==> flow/design.v <==
    localparam ADD     = 4'b0000;
    localparam SUB     = 4'b0001;
    localparam OR      = 4'b0010;
    localparam AND     = 4'b0011;
    localparam XOR     = 4'b0100;
    localparam NOT     = 4'b0101;
    localparam READ    = 4'b0110;
    localparam WRITE   = 4'b0111;
    localparam LOAD    = 4'b1000;
    localparam CMP     = 4'b1001;
    localparam SHIFT   = 4'b1010;
    localparam JMP     = 4'b1011;
    localparam JMPC    = 4'b1100;
    localparam SPECIAL = 4'b1101;
    localparam STACK   = 4'b1110;
    localparam MEM_NOP   = 2'b00;
    localparam MEM_READ  = 2'b01;
    localparam MEM_WRITE = 2'b10;
    localparam CMP_EQ_BIT       = 0;
    localparam CMP_RA_GT_RB_BIT = 1;
    localparam CMP_RB_GT_RA_BIT = 2;
    localparam CMP_RA_ZERO_BIT  = 3;
    localparam CMP_RB_ZERO_BIT  = 4;
    localparam CMP_CODE_EQ       = 3'b000;
    localparam CMP_CODE_RA_GT_RB = 3'b001;
    localparam CMP_CODE_RB_GT_RA = 3'b010;
    localparam CMP_CODE_RA_ZERO  = 3'b011;
    localparam CMP_CODE_RB_ZERO  = 3'b100;
    localparam FETCH         = 10'b0000000001;
    localparam DECODE        = 10'b0000000010;
    localparam REG_READ      = 10'b0000000100;
    localparam EXEC          = 10'b0000001000;
    localparam STORE         = 10'b0000010000;
    localparam REG_WRITE     = 10'b0000100000;
    localparam FETCH_IRQ_NUM = 10'b0001000000;
    localparam SAVE_PC       = 10'b0010000000;
    localparam ENTER_ISR     = 10'b0100000000;
    localparam DECREMENT_SP  = 10'b1000000000;
    localparam RAM_SIZE  = 16'h8000;
    localparam APP       = 16'h0064;
    localparam TIMER1_COUNT         = RAM_SIZE - 10;
    localparam TIMER_ENABLE         = RAM_SIZE - 9;
    localparam UART_1_RW            = RAM_SIZE - 2;
    localparam UART_1_RX_DATA_READY = RAM_SIZE - 1;
    localparam UART_1_TX_READY      = RAM_SIZE;
module alu(input wire I_clk,
    input wire I_reset,
    input wire I_enable,
    input wire[3:0] I_opcode,
    input wire I_opcode_mode,
    input wire[7:0] I_immediate,
    input wire[15:0] I_pc,
    input wire[15:0] I_rA,
    input wire[15:0] I_rB,
    input wire[2:0] I_compare_code,
    input wire I_irq_active,
    output reg[15:0] O_out,
    output reg O_write_rD,
    output reg O_write_pc,
    output reg O_irq_enable,
    output reg[1:0] O_memory_size,
    output reg[1:0] O_memory_mode);
     localparam ADD     = 4'b0000;
    localparam SUB     = 4'b0001;
    localparam OR      = 4'b0010;
    localparam AND     = 4'b0011;
    localparam XOR     = 4'b0100;
    localparam NOT     = 4'b0101;
    localparam READ    = 4'b0110;
    localparam WRITE   = 4'b0111;
    localparam LOAD    = 4'b1000;
    localparam CMP     = 4'b1001;
    localparam SHIFT   = 4'b1010;
    localparam JMP     = 4'b1011;
    localparam JMPC    = 4'b1100;
    localparam SPECIAL = 4'b1101;
    localparam STACK   = 4'b1110;
     localparam MEM_NOP   = 2'b00;
    localparam MEM_READ  = 2'b01;
    localparam MEM_WRITE = 2'b10;
     localparam CMP_EQ_BIT       = 0;
    localparam CMP_RA_GT_RB_BIT = 1;
    localparam CMP_RB_GT_RA_BIT = 2;
    localparam CMP_RA_ZERO_BIT  = 3;
    localparam CMP_RB_ZERO_BIT  = 4;
    localparam CMP_CODE_EQ       = 3'b000;
    localparam CMP_CODE_RA_GT_RB = 3'b001;
    localparam CMP_CODE_RB_GT_RA = 3'b010;
    localparam CMP_CODE_RA_ZERO  = 3'b011;
    localparam CMP_CODE_RB_ZERO  = 3'b100;
localparam OPCODE_MODE_SIGNED = 1'b0;
localparam OPCODE_MODE_UNSIGNED = 1'b1;
localparam OPCODE_MODE_HI = 1'b1;
localparam OPCODE_MODE_LO = 1'b0;
localparam OPCODE_MODE_IMMEDIATE = 1'b1;
reg irq_recover;
always @(posedge I_clk)
begin: ALU
    if (I_reset) begin
        O_irq_enable <= 0;
        irq_recover <= 0;
    end
    else begin
    if (I_enable == 1) begin
        if (I_opcode == ADD)
        begin
            if (I_opcode_mode == OPCODE_MODE_SIGNED)
            begin
                if (I_immediate[0] == 1) begin
                    O_out <= $signed(I_rA) + $signed({{12{I_immediate[4]}}, I_immediate[4:1]});
                end
                else begin
                    O_out <= $signed(I_rA) + $signed(I_rB);
                end
            end
            else begin
                if (I_immediate[0] == 1) begin
                    O_out <= $unsigned(I_rA) + $unsigned({12'b0, I_immediate[4:1]});
                end
                else begin
                    O_out <= $unsigned(I_rA) + $unsigned(I_rB);
                end
            end
            O_write_pc <= 0;
            O_write_rD <= 1;
            O_memory_mode <= MEM_NOP;
            O_memory_size <= 1;
        end
        else if (I_opcode == SUB)
        begin
            if (I_opcode_mode == OPCODE_MODE_SIGNED)
            begin
                if (I_immediate[0] == 1) begin
                    O_out <= $signed(I_rA) - $signed({{12{I_immediate[4]}}, I_immediate[4:1]});
                end
                else begin
                    O_out <= $signed(I_rA) - $signed(I_rB);
                end
            end
            else begin
                if (I_immediate[0] == 1) begin
                    O_out <= $unsigned(I_rA) - $signed({12'b0, I_immediate[4:1]});
                end
                else begin
                    O_out <= $unsigned(I_rA) - $unsigned(I_rB);
                end
            end
            O_write_pc <= 0;
            O_write_rD <= 1;
            O_memory_mode <= MEM_NOP;
            O_memory_size <= 1;
        end
        else if (I_opcode == OR)
        begin
            if (I_opcode_mode == OPCODE_MODE_IMMEDIATE) begin
                O_out <= I_rA | {11'b0, I_immediate[4:0]};
            end 
            else begin 
                O_out <= I_rA | I_rB;
            end
            O_write_pc <= 0;
            O_write_rD <= 1;
            O_memory_mode <= MEM_NOP;
            O_memory_size <= 1;
        end
        else if (I_opcode == AND)
        begin
            if (I_opcode_mode == OPCODE_MODE_IMMEDIATE) begin
                O_out <= I_rA & {11'b0, I_immediate[4:0]};
            end 
            else begin 
                O_out <= I_rA & I_rB;
            end
            O_write_pc <= 0;
            O_write_rD <= 1;
            O_memory_mode <= MEM_NOP;
            O_memory_size <= 1;
        end
        else if (I_opcode == XOR)
        begin
            if (I_opcode_mode == OPCODE_MODE_IMMEDIATE) begin
                O_out <= I_rA ^ {11'b0, I_immediate[4:0]};
            end 
            else begin 
                O_out <= I_rA ^ I_rB;
            end
            O_write_pc <= 0;
            O_write_rD <= 1;
            O_memory_mode <= MEM_NOP;
            O_memory_size <= 1;
        end
        else if (I_opcode == NOT)
        begin
            O_out <= ~I_rA;
            O_write_pc <= 0;
            O_write_rD <= 1;
            O_memory_mode <= MEM_NOP;
            O_memory_size <= 1;
        end
        else if (I_opcode == READ)
        begin
            O_out <= $signed(I_rA) + $signed({{11{I_immediate[4]}}, I_immediate[4:0]});
            O_write_pc <= 0;
            O_write_rD <= 1;
            O_memory_mode <= MEM_READ;
            O_memory_size <= I_opcode_mode == 1 ? 2 : 1;
        end
        else if (I_opcode == WRITE)
        begin
            O_out <= $signed(I_rA) + $signed({{11{I_immediate[4]}}, I_immediate[4:0]});
            O_write_pc <= 0;
            O_write_rD <= 0;
            O_memory_mode <= MEM_WRITE;
            O_memory_size <= I_opcode_mode == 1 ? 2 : 1;
        end
        else if (I_opcode == LOAD)
        begin
            if (I_opcode_mode == OPCODE_MODE_HI)
            begin
                O_out[15:8] <= I_immediate;
                O_out[7:0] <= 0;
            end
            else begin
                O_out[15:8] <= 0;
                O_out[7:0] <= I_immediate;
            end
            O_write_pc <= 0;
            O_write_rD <= 1;
            O_memory_mode <= MEM_NOP;
            O_memory_size <= 1;
        end
        else if (I_opcode == CMP)
        begin
            if (I_opcode_mode == OPCODE_MODE_SIGNED)
            begin
                O_out[CMP_RB_GT_RA_BIT] <= $signed(I_rA) < $signed(I_rB) ? 1 : 0;
                O_out[CMP_RA_GT_RB_BIT] <= $signed(I_rA) > $signed(I_rB) ? 1 : 0;
                O_out[CMP_EQ_BIT]       <= $signed(I_rA) == $signed(I_rB) ? 1 : 0;
                O_out[CMP_RA_ZERO_BIT]  <= $signed(I_rA) == 0 ? 1 : 0;
                O_out[CMP_RB_ZERO_BIT]  <= $signed(I_rB) == 0 ? 1 : 0;
            end
            else
            begin
                O_out[CMP_RB_GT_RA_BIT] <= $unsigned(I_rA) < $unsigned(I_rB) ? 1 : 0;
                O_out[CMP_RA_GT_RB_BIT] <= $unsigned(I_rA) > $unsigned(I_rB) ? 1 : 0;
                O_out[CMP_EQ_BIT]       <= $unsigned(I_rA) == $unsigned(I_rB) ? 1 : 0;
                O_out[CMP_RA_ZERO_BIT]  <= $unsigned(I_rA) == 0 ? 1 : 0;
                O_out[CMP_RB_ZERO_BIT]  <= $unsigned(I_rB) == 0 ? 1 : 0;
            end
            O_out[15:5] <= 0;
            O_write_pc <= 0;
            O_write_rD <= 1;
            O_memory_mode <= MEM_NOP;
            O_memory_size <= 1;
        end
        else if (I_opcode == SHIFT)
        begin
            if (I_opcode_mode == 1) begin
                O_out <= I_rA >> $unsigned(I_immediate);
            end
            else begin
                O_out <= I_rA << $unsigned(I_immediate);
            end
            O_write_pc <= 0;
            O_write_rD <= 1;
            O_memory_mode <= MEM_NOP;
            O_memory_size <= 1;
        end
        else if (I_opcode == JMP)
        begin
            if (I_opcode_mode == 0) begin
                O_out <= $signed(I_pc) + $signed({{8{I_immediate[7]}}, I_immediate});
            end
            else begin
                O_out <= I_rA;
            end
            O_write_pc <= 1;
            O_write_rD <= 0;
            O_memory_mode <= MEM_NOP;
            O_memory_size <= 1;
        end
        else if (I_opcode == JMPC)
        begin
            if (I_opcode_mode == 1) begin
                O_out <= $signed(I_pc) + $signed({{8{I_immediate[4]}}, I_immediate});
            end
            else begin
                O_out <= I_rB;
            end
            O_memory_mode <= MEM_NOP;
            O_memory_size <= 1;
            O_write_rD <= 0;
            if (I_compare_code == CMP_CODE_EQ)
            begin
                O_write_pc <= I_rA[CMP_EQ_BIT] == 1 ? 1 : 0;
            end
            else if(I_compare_code == CMP_CODE_RA_GT_RB)
            begin
                O_write_pc <= I_rA[CMP_RA_GT_RB_BIT] == 1 ? 1 : 0;
            end
            else if(I_compare_code == CMP_CODE_RB_GT_RA)
            begin
                O_write_pc <= I_rA[CMP_RB_GT_RA_BIT] == 1 ? 1 : 0;
            end
            else if(I_compare_code == CMP_CODE_RA_ZERO)
            begin
                O_write_pc <= I_rA[CMP_RA_ZERO_BIT] == 1 ? 1 : 0;
            end
            else if(I_compare_code == CMP_CODE_RB_ZERO)
            begin
                O_write_pc <= I_rA[CMP_RB_ZERO_BIT] == 1 ? 1 : 0;
            end
        end
        else if(I_opcode == SPECIAL)
        begin
            if (I_immediate[2:0] == 3'b000) begin 
                O_out <= I_pc;
                O_memory_mode <= MEM_NOP;
                O_write_rD <= 1;
                O_write_pc <= 0;
                O_memory_size <= 1;
            end
            else if (I_immediate[2:0] == 3'b001) begin 
                O_out <= I_pc;
                O_memory_mode <= MEM_NOP;
                O_write_rD <= 0;
                O_write_pc <= 0;
                O_memory_size <= 1;
                O_irq_enable <= 1;
                irq_recover <= 1;
            end
            else if (I_immediate[2:0] == 3'b010) begin 
                O_out <= I_pc;
                O_memory_mode <= MEM_NOP;
                O_write_rD <= 0;
                O_write_pc <= 0;
                O_memory_size <= 1;
                O_irq_enable <= 0;
                irq_recover <= 0;
            end
            else if (I_immediate[2:0] == 3'b100) begin 
                O_out <= $signed(I_rA) + 2;
                O_memory_mode <= MEM_READ;
                O_write_rD <= 0;
                O_write_pc <= 1;
                O_memory_size <= 2;
                O_irq_enable <= irq_recover;
            end
        end
        else if(I_opcode == STACK)
        begin
            if (I_opcode_mode == 0) begin
                O_out <= $signed(I_rA) - 2;
                O_memory_mode <= MEM_WRITE;
                O_write_rD <= 1;
                O_write_pc <= 0;
                O_memory_size <= 2;
            end 
            else if (I_opcode_mode == 1) begin
                O_out <= $signed(I_rA) + 2;
                O_memory_mode <= MEM_READ;
                O_write_rD <= 1;
                O_write_pc <= 0;
                O_memory_size <= 2;
            end
        end
    end
    if (I_irq_active) begin
        O_irq_enable <= 0;
    end
    end
end
endmodule
module ctrl_unit(input wire I_clk, 
    input wire I_reset,
    /*verilator lint_off UNUSED*/
    input wire[15:0] I_instruction,
    input wire I_mem_ready,
    input wire I_data_ready,
    input wire I_irq_enabled,
    input wire I_irq_active,
    output reg O_irq_ack,
    output reg[9:0] O_state,
    output reg O_execute,
    output reg O_push_pc);
     localparam ADD     = 4'b0000;
    localparam SUB     = 4'b0001;
    localparam OR      = 4'b0010;
    localparam AND     = 4'b0011;
    localparam XOR     = 4'b0100;
    localparam NOT     = 4'b0101;
    localparam READ    = 4'b0110;
    localparam WRITE   = 4'b0111;
    localparam LOAD    = 4'b1000;
    localparam CMP     = 4'b1001;
    localparam SHIFT   = 4'b1010;
    localparam JMP     = 4'b1011;
    localparam JMPC    = 4'b1100;
    localparam SPECIAL = 4'b1101;
    localparam STACK   = 4'b1110;
     localparam FETCH         = 10'b0000000001;
    localparam DECODE        = 10'b0000000010;
    localparam REG_READ      = 10'b0000000100;
    localparam EXEC          = 10'b0000001000;
    localparam STORE         = 10'b0000010000;
    localparam REG_WRITE     = 10'b0000100000;
    localparam FETCH_IRQ_NUM = 10'b0001000000;
    localparam SAVE_PC       = 10'b0010000000;
    localparam ENTER_ISR     = 10'b0100000000;
    localparam DECREMENT_SP  = 10'b1000000000;
reg mem_wait, wait_irq_number, irq_save_pc;
reg[15:0] instr;
always @(posedge I_clk)
begin: CTRL_UNIT
    if (I_reset == 1) 
    begin
        mem_wait <= 0;
        O_state <= 1;
        O_execute <= 0;
        O_irq_ack <= 0;
        O_push_pc <= 0;
        wait_irq_number <= 0;
        irq_save_pc <= 0;
    end
    else if (O_state == FETCH)
    begin
        if (I_mem_ready == 1 && mem_wait == 0)
        begin
            O_execute <= 1;
            mem_wait <= 1;
        end
        else if (mem_wait == 1)
        begin
            O_execute <= 0;
            if (I_data_ready == 1)
            begin
                mem_wait <= 0;
                O_state <= DECODE;
            end
        end
    end
    else if (O_state == DECODE)
    begin
        O_state <= REG_READ;
        instr <= I_instruction;
    end
    else if (O_state == REG_READ)
    begin
        O_state <= EXEC;
    end
    else if (O_state == EXEC)
    begin
        if (instr[15:12] == WRITE || instr[15:12] == READ || (instr[15:12] == SPECIAL && instr[2:0] == 3'b100) || instr[15:12] == STACK)
        begin
            if (I_mem_ready == 1 && mem_wait == 0)
            begin
                O_execute <= 1;
                mem_wait <= 1;
            end
            O_state <= STORE; 
        end
        else 
        begin
            O_state <= REG_WRITE;
        end
    end
    else if (O_state == STORE)
    begin
        if (I_mem_ready == 1 && mem_wait == 0)
        begin
            O_execute <= 1;
            mem_wait <= 1;
        end
        else if (mem_wait == 1)
        begin
            O_execute <= 0;
            if (((instr[15:12] == WRITE || (instr[15:12] == STACK && instr[8] == 0)) && I_mem_ready == 1) 
                || ((instr[15:12] == READ || (instr[15:12] == SPECIAL && instr[2:0] == 3'b100) || (instr[15:12] == STACK && instr[8])) && I_data_ready == 1))
            begin
                mem_wait <= 0;
                O_state <= REG_WRITE;
            end
        end
    end
    else if (O_state == REG_WRITE)
    begin
        if ((instr[15:12] == STACK && instr[8]) || (instr[15:12] == SPECIAL && instr[2:0] == 3'b100)) begin
            O_state <= DECREMENT_SP;
        end
        else begin
if (I_irq_enabled && I_irq_active && irq_save_pc == 0) begin
                O_irq_ack <= 1;
                O_state <= FETCH_IRQ_NUM;
            end
            else if (irq_save_pc == 1) begin
                irq_save_pc <= 0;
                O_push_pc <= 0;
                O_state <= ENTER_ISR;
            end
            else begin
                O_state <= FETCH;
            end
        end
    end
    else if (O_state == FETCH_IRQ_NUM) begin
        O_irq_ack <= 0;
        if (wait_irq_number == 1) begin
            O_state <= SAVE_PC;
            wait_irq_number <= 0;
        end
        else begin
            wait_irq_number <= 1;
        end
    end
    else if (O_state == SAVE_PC) begin
        irq_save_pc <= 1;
        O_push_pc <= 1;
        O_irq_ack <= 0;
        O_state <= DECODE;
    end
    else if (O_state == ENTER_ISR) begin
        O_state <= FETCH;
    end
    else if (O_state == DECREMENT_SP) begin
        if (I_irq_enabled && I_irq_active && irq_save_pc == 0) begin
            O_irq_ack <= 1;
            O_state <= FETCH_IRQ_NUM;
        end
        else if (irq_save_pc == 1) begin
            irq_save_pc <= 0;
            O_push_pc <= 0;
            O_state <= ENTER_ISR;
        end
        else begin
            O_state <= FETCH;
        end
    end
end
endmodule
module decoder(input wire I_clk,
    input wire I_reset, 
    input wire I_enable,
    input wire[15:0] I_instruction,
    output reg [3:0] O_opcode,
    output reg[2:0] O_rD_select,
    output reg[1:0] O_rD_write_pos,
    output reg[2:0] O_rA_select,
    output reg[2:0] O_rB_select,
    output reg[7:0] O_immediate,
    output reg O_mode);
     localparam ADD     = 4'b0000;
    localparam SUB     = 4'b0001;
    localparam OR      = 4'b0010;
    localparam AND     = 4'b0011;
    localparam XOR     = 4'b0100;
    localparam NOT     = 4'b0101;
    localparam READ    = 4'b0110;
    localparam WRITE   = 4'b0111;
    localparam LOAD    = 4'b1000;
    localparam CMP     = 4'b1001;
    localparam SHIFT   = 4'b1010;
    localparam JMP     = 4'b1011;
    localparam JMPC    = 4'b1100;
    localparam SPECIAL = 4'b1101;
    localparam STACK   = 4'b1110;
always @(posedge I_clk)
begin: decoder
    if (I_enable == 1 && I_reset == 0)
    begin
        O_opcode    <= I_instruction[15:12];
        O_rD_select <= I_instruction[11:9];
        O_rA_select <= I_instruction[7:5];
        O_rB_select <= I_instruction[4:2];
        O_mode      <= I_instruction[8];
        if (I_instruction[15:12] == WRITE)
        begin
            O_immediate <= {{3{I_instruction[11]}}, I_instruction[11:9], I_instruction[1:0]}; 
            O_rD_write_pos <= 0;
        end
        else if(I_instruction[15:12] == LOAD || I_instruction[15:12] == JMP)
        begin
            O_immediate <= I_instruction[7:0];
            if (I_instruction[8] == 0) begin
                O_rD_write_pos <= 1;
            end
            else begin
                O_rD_write_pos <= 2;
            end
        end
        else begin
            O_immediate <= {{3{I_instruction[4]}}, I_instruction[4:0]};
            O_rD_write_pos <= 0;
        end
    end
end
endmodule
module mem_ctrl(input wire I_clk,
    input wire I_reset, 
    input wire I_exec,
    input wire I_write,
    input wire[1:0] I_size,
    input wire[15:0] I_addr, 
    input wire[15:0] I_data,
    input wire MEM_ready,
    input wire[15:0] MEM_data_in,
    input wire MEM_data_ready,
    output reg[15:0] O_data, 
    output reg O_data_ready,
    output reg O_ready,
    output reg MEM_exec,
    output reg MEM_write,
    output reg[15:0] MEM_addr,
    output reg[1:0] MEM_size,
    output reg[15:0] MEM_data_out);
reg[1:0] state;
always @(*)
begin
    MEM_addr = I_addr;
    MEM_write = I_write;
    MEM_size = I_size;
    MEM_data_out = I_data;
    O_data = MEM_data_in;
    if (state == 0)
    begin
        O_ready = MEM_ready && !I_exec;
    end
    else
    begin
        O_ready = 0;
    end
end
always @(posedge I_clk)
begin: MEM_CTRL
    if (I_reset == 1) begin
        state <= 0;
        MEM_exec <= 0;
        O_data_ready <= 0;
    end
    else begin
        if (state == 0 && I_exec == 1 && MEM_ready == 1) 
        begin
            O_data_ready <= 0;
            MEM_exec <= 1;
            if (I_write == 1) 
            begin
                state <= 2;
            end
            else
            begin
                state <= 1;
            end
        end
        else if (state == 1)
        begin
            MEM_exec <= 0;
            if (MEM_data_ready == 1)
            begin
                O_data_ready <= 1;
                state <= 2;  
            end
        end
        else if (state == 2)
        begin
            MEM_exec <= 0;
            O_data_ready <= 0;
            if (MEM_ready == 1)
            begin
                state <= 0;
            end
        end
    end
end
endmodule
module pc(input wire I_clk,
    input wire I_reset,
    input wire I_enable,
    input wire[15:0] I_in,
    input wire I_write,
    output reg[15:0] O_out);
always @(posedge I_clk)
begin: PC
    if (I_reset == 1) begin
        O_out <= 0;
    end
    else if (I_enable == 1)
    begin
        if (I_write == 1)
        begin
            O_out <= I_in;
        end
        else begin
            O_out <= O_out + 2;
        end
    end
end
endmodule
module register(input wire I_clk,
    input wire I_reset, 
    input wire I_enable,
    input wire[2:0] I_rD_select,
    input wire[2:0] I_rA_select,
    input wire[2:0] I_rB_select,
    input wire[15:0] I_rD_in,
    input wire I_rD_write,
    input wire[1:0] I_rD_write_pos,
    output reg[15:0] O_rA_out,
    output reg[15:0] O_rB_out);
reg[15:0] registers[0:7];
integer i;
always @(posedge I_clk)
begin: register
    if (I_reset) begin
        for (i=0; i < 8; i=i+1) begin
            registers[i] <= 0;
        end
    end
    else if (I_enable == 1)
    begin
        O_rA_out <= registers[I_rA_select];
        O_rB_out <= registers[I_rB_select];
        if (I_rD_write == 1)
        begin
            if (I_rD_write_pos == 0) begin
                registers[I_rD_select] <= I_rD_in;
            end
            else if (I_rD_write_pos == 1) begin
                registers[I_rD_select][7:0] <= I_rD_in[7:0];
            end
            else if(I_rD_write_pos == 2) begin
                registers[I_rD_select][15:8] <= I_rD_in[15:8];
            end
        end
    end
end
endmodule
module core(input wire I_clk, 
    input wire I_reset,
    input wire I_irq_active,
    input wire MEM_ready,
    input wire[15:0] MEM_data_in, 
    input wire MEM_data_ready,
    output reg O_irq_ack,
    output reg MEM_exec, 
    output reg MEM_write,
    output reg[1:0] MEM_size, 
    output reg[15:0] MEM_addr, 
    output reg[15:0] MEM_data_out);
     localparam ADD     = 4'b0000;
    localparam SUB     = 4'b0001;
    localparam OR      = 4'b0010;
    localparam AND     = 4'b0011;
    localparam XOR     = 4'b0100;
    localparam NOT     = 4'b0101;
    localparam READ    = 4'b0110;
    localparam WRITE   = 4'b0111;
    localparam LOAD    = 4'b1000;
    localparam CMP     = 4'b1001;
    localparam SHIFT   = 4'b1010;
    localparam JMP     = 4'b1011;
    localparam JMPC    = 4'b1100;
    localparam SPECIAL = 4'b1101;
    localparam STACK   = 4'b1110;
     localparam FETCH         = 10'b0000000001;
    localparam DECODE        = 10'b0000000010;
    localparam REG_READ      = 10'b0000000100;
    localparam EXEC          = 10'b0000001000;
    localparam STORE         = 10'b0000010000;
    localparam REG_WRITE     = 10'b0000100000;
    localparam FETCH_IRQ_NUM = 10'b0001000000;
    localparam SAVE_PC       = 10'b0010000000;
    localparam ENTER_ISR     = 10'b0100000000;
    localparam DECREMENT_SP  = 10'b1000000000;
     localparam MEM_NOP   = 2'b00;
    localparam MEM_READ  = 2'b01;
    localparam MEM_WRITE = 2'b10;
    localparam RAM_SIZE  = 16'h8000;
    localparam APP       = 16'h0064;
    localparam TIMER1_COUNT         = RAM_SIZE - 10;
    localparam TIMER_ENABLE         = RAM_SIZE - 9;
    localparam UART_1_RW            = RAM_SIZE - 2;
    localparam UART_1_RX_DATA_READY = RAM_SIZE - 1;
    localparam UART_1_TX_READY      = RAM_SIZE;
localparam PUSH_PC_INSTRUCTION = {STACK, 4'b1110, {3{1'b1}}, 5'b00001};
reg alu_enable, decoder_enable, register_enable, pc_enable, mem_enable;
wire push_pc;
reg write_rD, pc_write, mem_write;
wire alu_pc_write, mem_ready, mem_execute, mem_data_ready, alu_write_rD, mode, irq_ack, alu_irq_enable;
wire[1:0] rD_write_pos;
reg[1:0] memory_mode, memory_size, alu_memory_size;
reg[2:0] reg_rD_select, rD_select, rA_select, rB_select;
reg[3:0] opcode;
reg[7:0] immediate;
reg[15:0] irq_number, pc_out, pc_in, rA_out, rB_out, alu_out, register_in, instruction, mem_addr, mem_data_in, mem_data_out;
/*verilator lint_off UNUSED*/
reg[9:0] state;
reg read_irq_number;
reg[15:0] instruction_q;
alu alu(.I_clk(I_clk),
    .I_reset(I_reset), 
    .I_enable(alu_enable),
    .I_opcode(opcode),
    .I_opcode_mode(mode),
    .I_immediate(immediate),
    .I_pc(pc_out),
    .I_rA(rA_out),
    .I_rB(rB_out),
    .I_compare_code(rD_select),
    .I_irq_active(irq_ack),
    .O_memory_mode(memory_mode),
    .O_memory_size(alu_memory_size),
    .O_out(alu_out),
    .O_write_rD(alu_write_rD),
    .O_write_pc(alu_pc_write),
    .O_irq_enable(alu_irq_enable));
ctrl_unit ctrl_unit(.I_clk(I_clk),
    .I_reset(I_reset),
    .I_irq_active(I_irq_active),
    .I_irq_enabled(alu_irq_enable), 
    .I_instruction(instruction),
    .I_mem_ready(mem_ready),
    .I_data_ready(mem_data_ready),
    .O_irq_ack(irq_ack),
    .O_state(state),
    .O_execute(mem_execute),
    .O_push_pc(push_pc));
decoder decoder(.I_clk(I_clk), 
    .I_reset(I_reset), 
    .I_enable(decoder_enable),
    .I_instruction(instruction),
    .O_opcode(opcode),
    .O_rD_select(rD_select),
    .O_rD_write_pos(rD_write_pos),
    .O_rA_select(rA_select),
    .O_rB_select(rB_select),
    .O_immediate(immediate),
    .O_mode(mode));
mem_ctrl mem_ctrl(.I_clk(I_clk), 
    .I_reset(I_reset), 
    .I_exec(mem_execute),
    .I_write(mem_write),
    .I_size(memory_size),
    .I_addr(mem_addr),
    .I_data(mem_data_in),
    .O_data(mem_data_out),
    .O_data_ready(mem_data_ready),
    .O_ready(mem_ready),
    .MEM_ready(MEM_ready),
    .MEM_exec(MEM_exec),
    .MEM_write(MEM_write),
    .MEM_size(MEM_size),
    .MEM_addr(MEM_addr),
    .MEM_data_out(MEM_data_out),
    .MEM_data_in(MEM_data_in),
    .MEM_data_ready(MEM_data_ready));
register register(.I_clk(I_clk), 
    .I_reset(I_reset), 
    .I_enable(register_enable),
    .I_rD_write(write_rD),
    .I_rD_select(reg_rD_select),
    .I_rD_write_pos(rD_write_pos),
    .I_rA_select(rA_select),
    .I_rB_select(rB_select),
    .O_rA_out(rA_out),
    .O_rB_out(rB_out),
    .I_rD_in(register_in));
pc pc(.I_clk(I_clk),
    .I_reset(I_reset), 
    .I_in(pc_in),
    .I_enable(pc_enable),
    .I_write(pc_write),
    .O_out(pc_out));
always @(posedge I_clk)
begin: INSTRUCTION_HOLD
    if (state == DECODE) begin
        instruction_q <= instruction;
    end
end
always @(posedge I_clk)
begin: IRQ_READ_NUMBER
    if (I_reset == 1) begin
        read_irq_number <= 0;
    end
    else if (irq_ack == 1) begin
        read_irq_number <= 1;
    end
    if (read_irq_number == 1) begin
        irq_number <= MEM_data_in;
        read_irq_number <= 0;
    end
end
always @(*)
begin
    begin
        if (state == DECODE) begin
            instruction = push_pc ? PUSH_PC_INSTRUCTION : MEM_data_in; 
        end
        else begin
            instruction = instruction_q;
        end
        decoder_enable = state == DECODE;
        register_enable = (state == REG_READ) || (state == REG_WRITE) || (state == DECREMENT_SP);
        alu_enable = state == EXEC;
        mem_enable = (state == STORE) || (state == SAVE_PC);
        pc_enable = (state == REG_WRITE) || (state == ENTER_ISR);
        mem_data_in = (opcode == STACK && instruction[0] == 1) ? pc_out : rB_out;
        write_rD = ((state == REG_WRITE) && alu_write_rD) || (state == DECREMENT_SP);
        memory_size = (state == FETCH) ? 2 : alu_memory_size;
        O_irq_ack = irq_ack;
        if (state != FETCH && ((opcode == SPECIAL && instruction[2:0] == 3'b100) || (opcode == STACK && instruction[8] == 1))) begin
            mem_addr = rA_out;
        end
        else begin
            mem_addr = mem_enable ? alu_out : pc_out;
        end
        if (state == DECREMENT_SP) begin
            reg_rD_select = rA_select;
        end
        else begin
            reg_rD_select = rD_select;
        end
        if (state == ENTER_ISR) begin
            pc_in = APP + irq_number * 2;
            pc_write = 1;
        end
        else if (instruction[15:12] == SPECIAL && instruction[2:0] == 3'b100) begin
            pc_in = mem_data_out;
            pc_write = 1;
        end
        else begin
            pc_in = alu_out;
            pc_write = alu_pc_write;
        end
        if (memory_mode == MEM_READ && state != DECREMENT_SP) begin
            register_in = mem_data_out;
        end
        else begin
            register_in = alu_out;
        end
        if (mem_enable && memory_mode == MEM_WRITE)
        begin
            mem_write = 1;
        end
        else begin
            mem_write = 0;
        end
    end
end
endmodule
# Reports on core
# Module core before and after one edit of its RTL, step after step.
# Lines under "orig" count in the file above, lines under "edited" in the edited file.
# "change" is "edited" less "orig", of the values as shown; "change_rel_pct" is that difference over "orig", in percent.
# Operators carry their Yosys type and port widths (W data, S select, Z words).
# Cell names lack the library's common part.
# The mark - stands for no value.
# inputs
top,core
clock,I_clk
lib,sky130hd
corner,tt_025C_1v80

# The edit
# The edit as a unified diff against the file above.
# The edit is scripted: it alters the design's behaviour and was not made to optimise anything.
# begin of diff
@@ -745,5 +745,7 @@
     output reg[1:0] MEM_size, 
     output reg[15:0] MEM_addr, 
-    output reg[15:0] MEM_data_out);
+    output reg[15:0] MEM_data_out_pin);
+     reg [15:0] MEM_data_out;
+     always @(posedge I_clk) MEM_data_out_pin <= MEM_data_out;
      localparam ADD     = 4'b0000;
     localparam SUB     = 4'b0001;
# end of diff

# Word level
# Yosys after proc, flatten, opt, wreduce and memory -nomap, before mapping. Memory bits, and registers merged into a memory's read port (data or address), are not among the register bits. Print and check cells are not counted.
# Yosys's memory passes give these memory sizes; they may raise the number of words (mostly to a power of two), join words into wider ones and drop unused or constant bits.
# word_totals
item,orig,edited,change,change_rel_pct
regBits,132,148,16,12.12
latch_bits,0,0,0,-
mem_bits_rw,128,128,0,0.00
romBits,0,0,0,-
memories,1,1,0,0.00
inputBits,21,21,0,0.00
output_inout_bits,37,37,0,0.00
elab_cells,673,674,1,0.15
# op_classes
item,orig,edited,change,change_rel_pct
n_addsub,15,15,0,0.00
mul,0,0,0,-
n_div,0,0,0,-
cmp,4,4,0,0.00
n_eq,70,70,0,0.00
shifts,2,2,0,0.00
mux,436,436,0,0.00
logic,34,34,0,0.00
reduce_and_logical,75,75,0,0.00
# Unchanged operator kinds not shown: 90.

# Depth
# Yosys ltp: most cells in a row. Word level: on the elaborated netlist, between registers, memories and ports. Mapped: between sequential cells and ports; inverters and the memories' decode and read muxes count.
# logic_depth
item,orig,edited,change,change_rel_pct
depth_word,19,19,0,0.00
abc_area,0,0,-,-
mapped_depth,14,15,1,7.14
mapped_depth_nobuf,13,13,0,0.00

# Synthesis result
# Source: synth_stat.txt of the flow (Yosys; design flattened, memories mapped). It holds for the ABC_AREA given above (unset counts as 0); a run with the other value may have another netlist.
# by_type
type,orig,edited,change,change_rel_pct
o21ai_0,173,206,33,19.08
clkbuf_1,109,140,31,28.44
nand2_1,248,226,-22,-8.87
nor3_1,76,60,-16,-21.05
mux2i_1,73,89,16,21.92
dfxtp_1,45,61,16,35.56
xnor2_1,101,90,-11,-10.89
buf_2,38,28,-10,-26.32
nand2b_1,37,47,10,27.03
o211ai_1,23,33,10,43.48
a22oi_1,19,9,-10,-52.63
or3_1,12,22,10,83.33
nand3_1,63,55,-8,-12.70
o22ai_1,33,25,-8,-24.24
o21bai_1,8,16,8,100.00
a211oi_1,49,42,-7,-14.29
a31oi_1,35,28,-7,-20.00
buf_1,34,27,-7,-20.59
# Unchanged cell types not shown: 19.
# Not every row of either side is listed.
# synth_totals
item,orig,edited,change,change_rel_pct
mapped_cells,2697,2721,24,0.89
yosys_area_um2,24248.3,24604.8,356.5,1.47
seq_area_um2,8137.8,8458.1,320.3,3.94
flip_flops,286,302,16,5.59
n_buf,192,198,6,3.12
# By module: a second synthesis without flattening, with its own total; a netlist apart from the flattened one above.
# unflattened
item,orig,edited,change,change_rel_pct
hier_cells,2833,2831,-2,-0.07
hier_area_um2,26540.5,26844.5,304.0,1.15
# Rows give one instance, submodules left out.
# modules_orig
module,instances,n_cells,area_um2,seq_area_um2
alu,1,1635,11583.6,700.7
register,1,477,7993.9,4804.6
core,1,299,2977.9,950.9
ctrl_unit,1,172,1524.0,560.5
pc,1,126,1002.2,320.3
decoder,1,50,870.8,720.7
mem_ctrl,1,74,588.1,100.1
# modules_edited
module,instances,n_cells,area_um2,seq_area_um2
alu,1,1635,11583.6,700.7
register,1,477,7993.9,4804.6
core,1,297,3281.9,1271.2
ctrl_unit,1,172,1524.0,560.5
pc,1,126,1002.2,320.3
decoder,1,50,870.8,720.7
mem_ctrl,1,74,588.1,100.1

# Timing after synthesis
# Source: OpenSTA report_checks on the synthesized netlist (no wires, ideal clock, input and output delay 20% of the period each), path of least setup slack; recovery checks are left aside. Register names are those of the netlist, which keeps one name where synthesis merged equal registers.
# synth_path
item,orig,edited,change,change_rel_pct
path_kind,input to output,input to output,-,-
start,input port MEM_data_in[1],input port MEM_data_in[1],-,-
end,output port MEM_addr[5],output port MEM_addr[7],-,-
period_ps,7000,7000,0,0.00
input_delay_ps,1400,1400,0,0.00
output_delay_ps,1400,1400,0,0.00
t_first_pin_ps,1400,1400,0,0.00
arrival_time_ps,2817,2745,-72,-2.56
t_required_ps,5600,5600,0,0.00
path_slack_ps,2783,2855,72,-
delay_ps,1417,1345,-72,-5.08
stages,7,8,1,14.29
path_buffers,1,1,0,0.00
synth_period_reached_ps,4217,4145,-72,-1.71
# "delay_ps" = arrival - input delay + setup time.
# At an output port there is no setup time.
# "stages": output pins that drive a net of the path, with the launching flip-flop's if there is one; two outputs of one cell count as two.
# "synth_period_reached_ps" is the clock period less the worst setup slack; recovery checks do not enter. This is arithmetic on one report: input and output delays are still those of the set period (20% each).
# The rows between start and end are the longest chain of elaborated cells between them; the timing report does not say that the signal goes this way. Where chains are equally long, one stands for them.
# A line is the first line of the expression or statement that the cell stems from. Yosys adds cells for indexed reads and writes and turns some case tables into memories.
# synth_via_orig
cell_sequence,a22o_1 > nor3_1 > a22oi_1 > nor3_1 > clkbuf_1 > nand2_1 > o21ai_0
elab_chain_len,7
cone_cells,7
cone_classes,eq/ne: 1; mux: 3; reduce/logical: 3
# synth_lines_orig
item,line_no,source
"start, declared",740,"input wire[15:0] MEM_data_in,"
$mux W16,895,instruction = push_pc ? PUSH_PC_INSTRUCTION : MEM_data_in;
$mux W16,894,if (state == DECODE) begin
$eq A3 B3 Y1,909,if (state != FETCH && ((opcode == SPECIAL && instruction[2:0] == 3'b100) || (opcode == STACK && instruction[8] ...
$logic_and A1 B1 Y1,909,
$logic_or A1 B1 Y1,909,
$logic_and A1 B1 Y1,909,
$mux W16,909,
"end, declared",746,"output reg[15:0] MEM_addr,"
# synth_via_edited
cell_sequence,nor4_1 > o21ai_0 > nor2_1 > a21oi_1 > nor3_1 > clkbuf_1 > nand2_1 > o21ai_0
elab_chain_len,7
cone_cells,7
cone_classes,eq/ne: 1; mux: 3; reduce/logical: 3
# synth_lines_edited
item,line_no,source
"start, declared",740,"input wire[15:0] MEM_data_in,"
$mux W16,897,instruction = push_pc ? PUSH_PC_INSTRUCTION : MEM_data_in;
$mux W16,896,if (state == DECODE) begin
$eq A3 B3 Y1,911,if (state != FETCH && ((opcode == SPECIAL && instruction[2:0] == 3'b100) || (opcode == STACK && instruction[8] ...
$logic_and A1 B1 Y1,911,
$logic_or A1 B1 Y1,911,
$logic_and A1 B1 Y1,911,
$mux W16,911,
"end, declared",746,"output reg[15:0] MEM_addr,"

# Timing after layout
# From the final timing report of the runs of pair A: the path of least setup slack in the routed layout; clock arrival at registers is part of the times.
# The path's times are printed in steps of 10 ps; the period is the one set.
# layout_path
item,orig,edited,change,change_rel_pct
path_kind,register to output,input to output,-,-
start,register ctrl_unit.O_state,input port MEM_data_in[2],-,-
end,output port MEM_addr[6],output port MEM_addr[1],-,-
period_ps,7000,7000,0,0.00
input_delay_ps,-,1400,-,-
output_delay_ps,1400,1400,0,0.00
t_first_pin_ps,590,1400,810,137.29
arrival_time_ps,4010,3910,-100,-2.49
t_required_ps,5600,5600,0,0.00
path_slack_ps,1590,1690,100,-
stages,11,10,-1,-9.09
path_buffers,3,3,0,0.00
# Where an end lacks its bit number, it is one bit of the signal, or one of the new flip-flops if synthesis recoded a state register.
# The rows between start and end are the longest chain of elaborated cells between them; the timing report does not say that the signal goes this way. Where chains are equally long, one stands for them.
# At most two assigning lines are given for a register; there are more.
# layout_via_orig
cell_sequence,dfxtp_1 > buf_4 > nand2b_1 > o22a_1 > nor3_1 > a22oi_1 > nor3_2 > buf_4 > nand2_1 > o21ai_0 > clkdlybuf4s50_1
# layout_lines_orig
item,line_no,source
"start, declared",383,"output reg[9:0] O_state,"
"start, assigned",418,O_state <= 1;
"start, assigned",438,O_state <= DECODE;
"end, declared",746,"output reg[15:0] MEM_addr,"
# orig: No chain of elaborated cells between the ends is given.
# Nets of the timed path that keep an RTL name, with a line that drives or declares them; the list need not be complete.
# layout_nets_orig
net,line_no,source
ctrl_unit.I_instruction[0],894,if (state == DECODE) begin
# layout_via_edited
cell_sequence,clkdlybuf4s50_1 > a22o_1 > o21ai_0 > nor2_1 > a21oi_1 > nor3_2 > buf_4 > nand2_1 > o21ai_0 > clkdlybuf4s50_1
elab_chain_len,7
cone_cells,7
cone_classes,eq/ne: 1; mux: 3; reduce/logical: 3
# layout_lines_edited
item,line_no,source
"start, declared",740,"input wire[15:0] MEM_data_in,"
$mux W16,897,instruction = push_pc ? PUSH_PC_INSTRUCTION : MEM_data_in;
$mux W16,896,if (state == DECODE) begin
$eq A3 B3 Y1,911,if (state != FETCH && ((opcode == SPECIAL && instruction[2:0] == 3'b100) || (opcode == STACK && instruction[8] ...
$logic_and A1 B1 Y1,911,
$logic_or A1 B1 Y1,911,
$logic_and A1 B1 Y1,911,
$mux W16,911,
"end, declared",746,"output reg[15:0] MEM_addr,"
# layout_nets_edited
net,line_no
ctrl_unit.I_instruction[2],896

# Flow runs
# Both versions went through the flow (Yosys, OpenROAD) with the same settings in each pair. Constraints: input delay and output delay 20% of the set period each, output load 0.01 pF.
# settings_pair_A
period_ns,7.0
CAP_MARGIN,20
CORE_MARGIN,2
CORE_UTILIZATION,40
SLEW_MARGIN,20
# results_pair_A
item,orig,edited,change,change_rel_pct
synthArea_um2,24248.3,24604.8,356.5,1.47
die_um2,62605.0,63511.6,906.6,1.45
final_stdcell_area_um2,26511.7,26879.5,367.8,1.39
layout_utilization_frac,0.441,0.444,0.003,-
worstSetupSlack_ps,1594,1694,100,-
fin_tns_ps,0,0,0,-
hold_worst_slack_ps,460,460,0,-
total_power_uw,3622,3816,194,5.36
achievedPeriod_ps,5406,5306,-100,-1.85
# settings_pair_B
CAP_MARGIN,5
CORE_UTILIZATION,25
CTS_CLUSTER_DIAMETER,380
CTS_CLUSTER_SIZE,93
GPL_TIMING_DRIVEN,1
MAX_ROUTING_LAYER,met4
PLACE_DENSITY,0.92
SETUP_SLACK_MARGIN,0.79
period_ns,8.12
CORE_MARGIN,2
SLEW_MARGIN,20
# results_pair_B
item,orig,edited,change,change_rel_pct
synthArea_um2,24248.3,24604.8,356.5,1.47
die_um2,99499.2,100946.0,1446.8,1.45
final_stdcell_area_um2,26350.3,26760.7,410.4,1.56
layout_utilization_frac,0.273,0.273,0.000,-
worstSetupSlack_ps,2112,1544,-568,-
fin_tns_ps,0,0,0,-
hold_worst_slack_ps,477,440,-37,-
total_power_uw,2328,2460,132,5.67
achievedPeriod_ps,6008,6576,568,9.45
# "achievedPeriod_ps" = clock period - worst setup slack. The figure is calculated, with input and output delays left at 20% of the set period.
# By "total_power_uw" is meant OpenSTA's value without simulated activity: inputs other than the clock are taken to toggle once in ten clock periods, and the tool carries that through the logic.
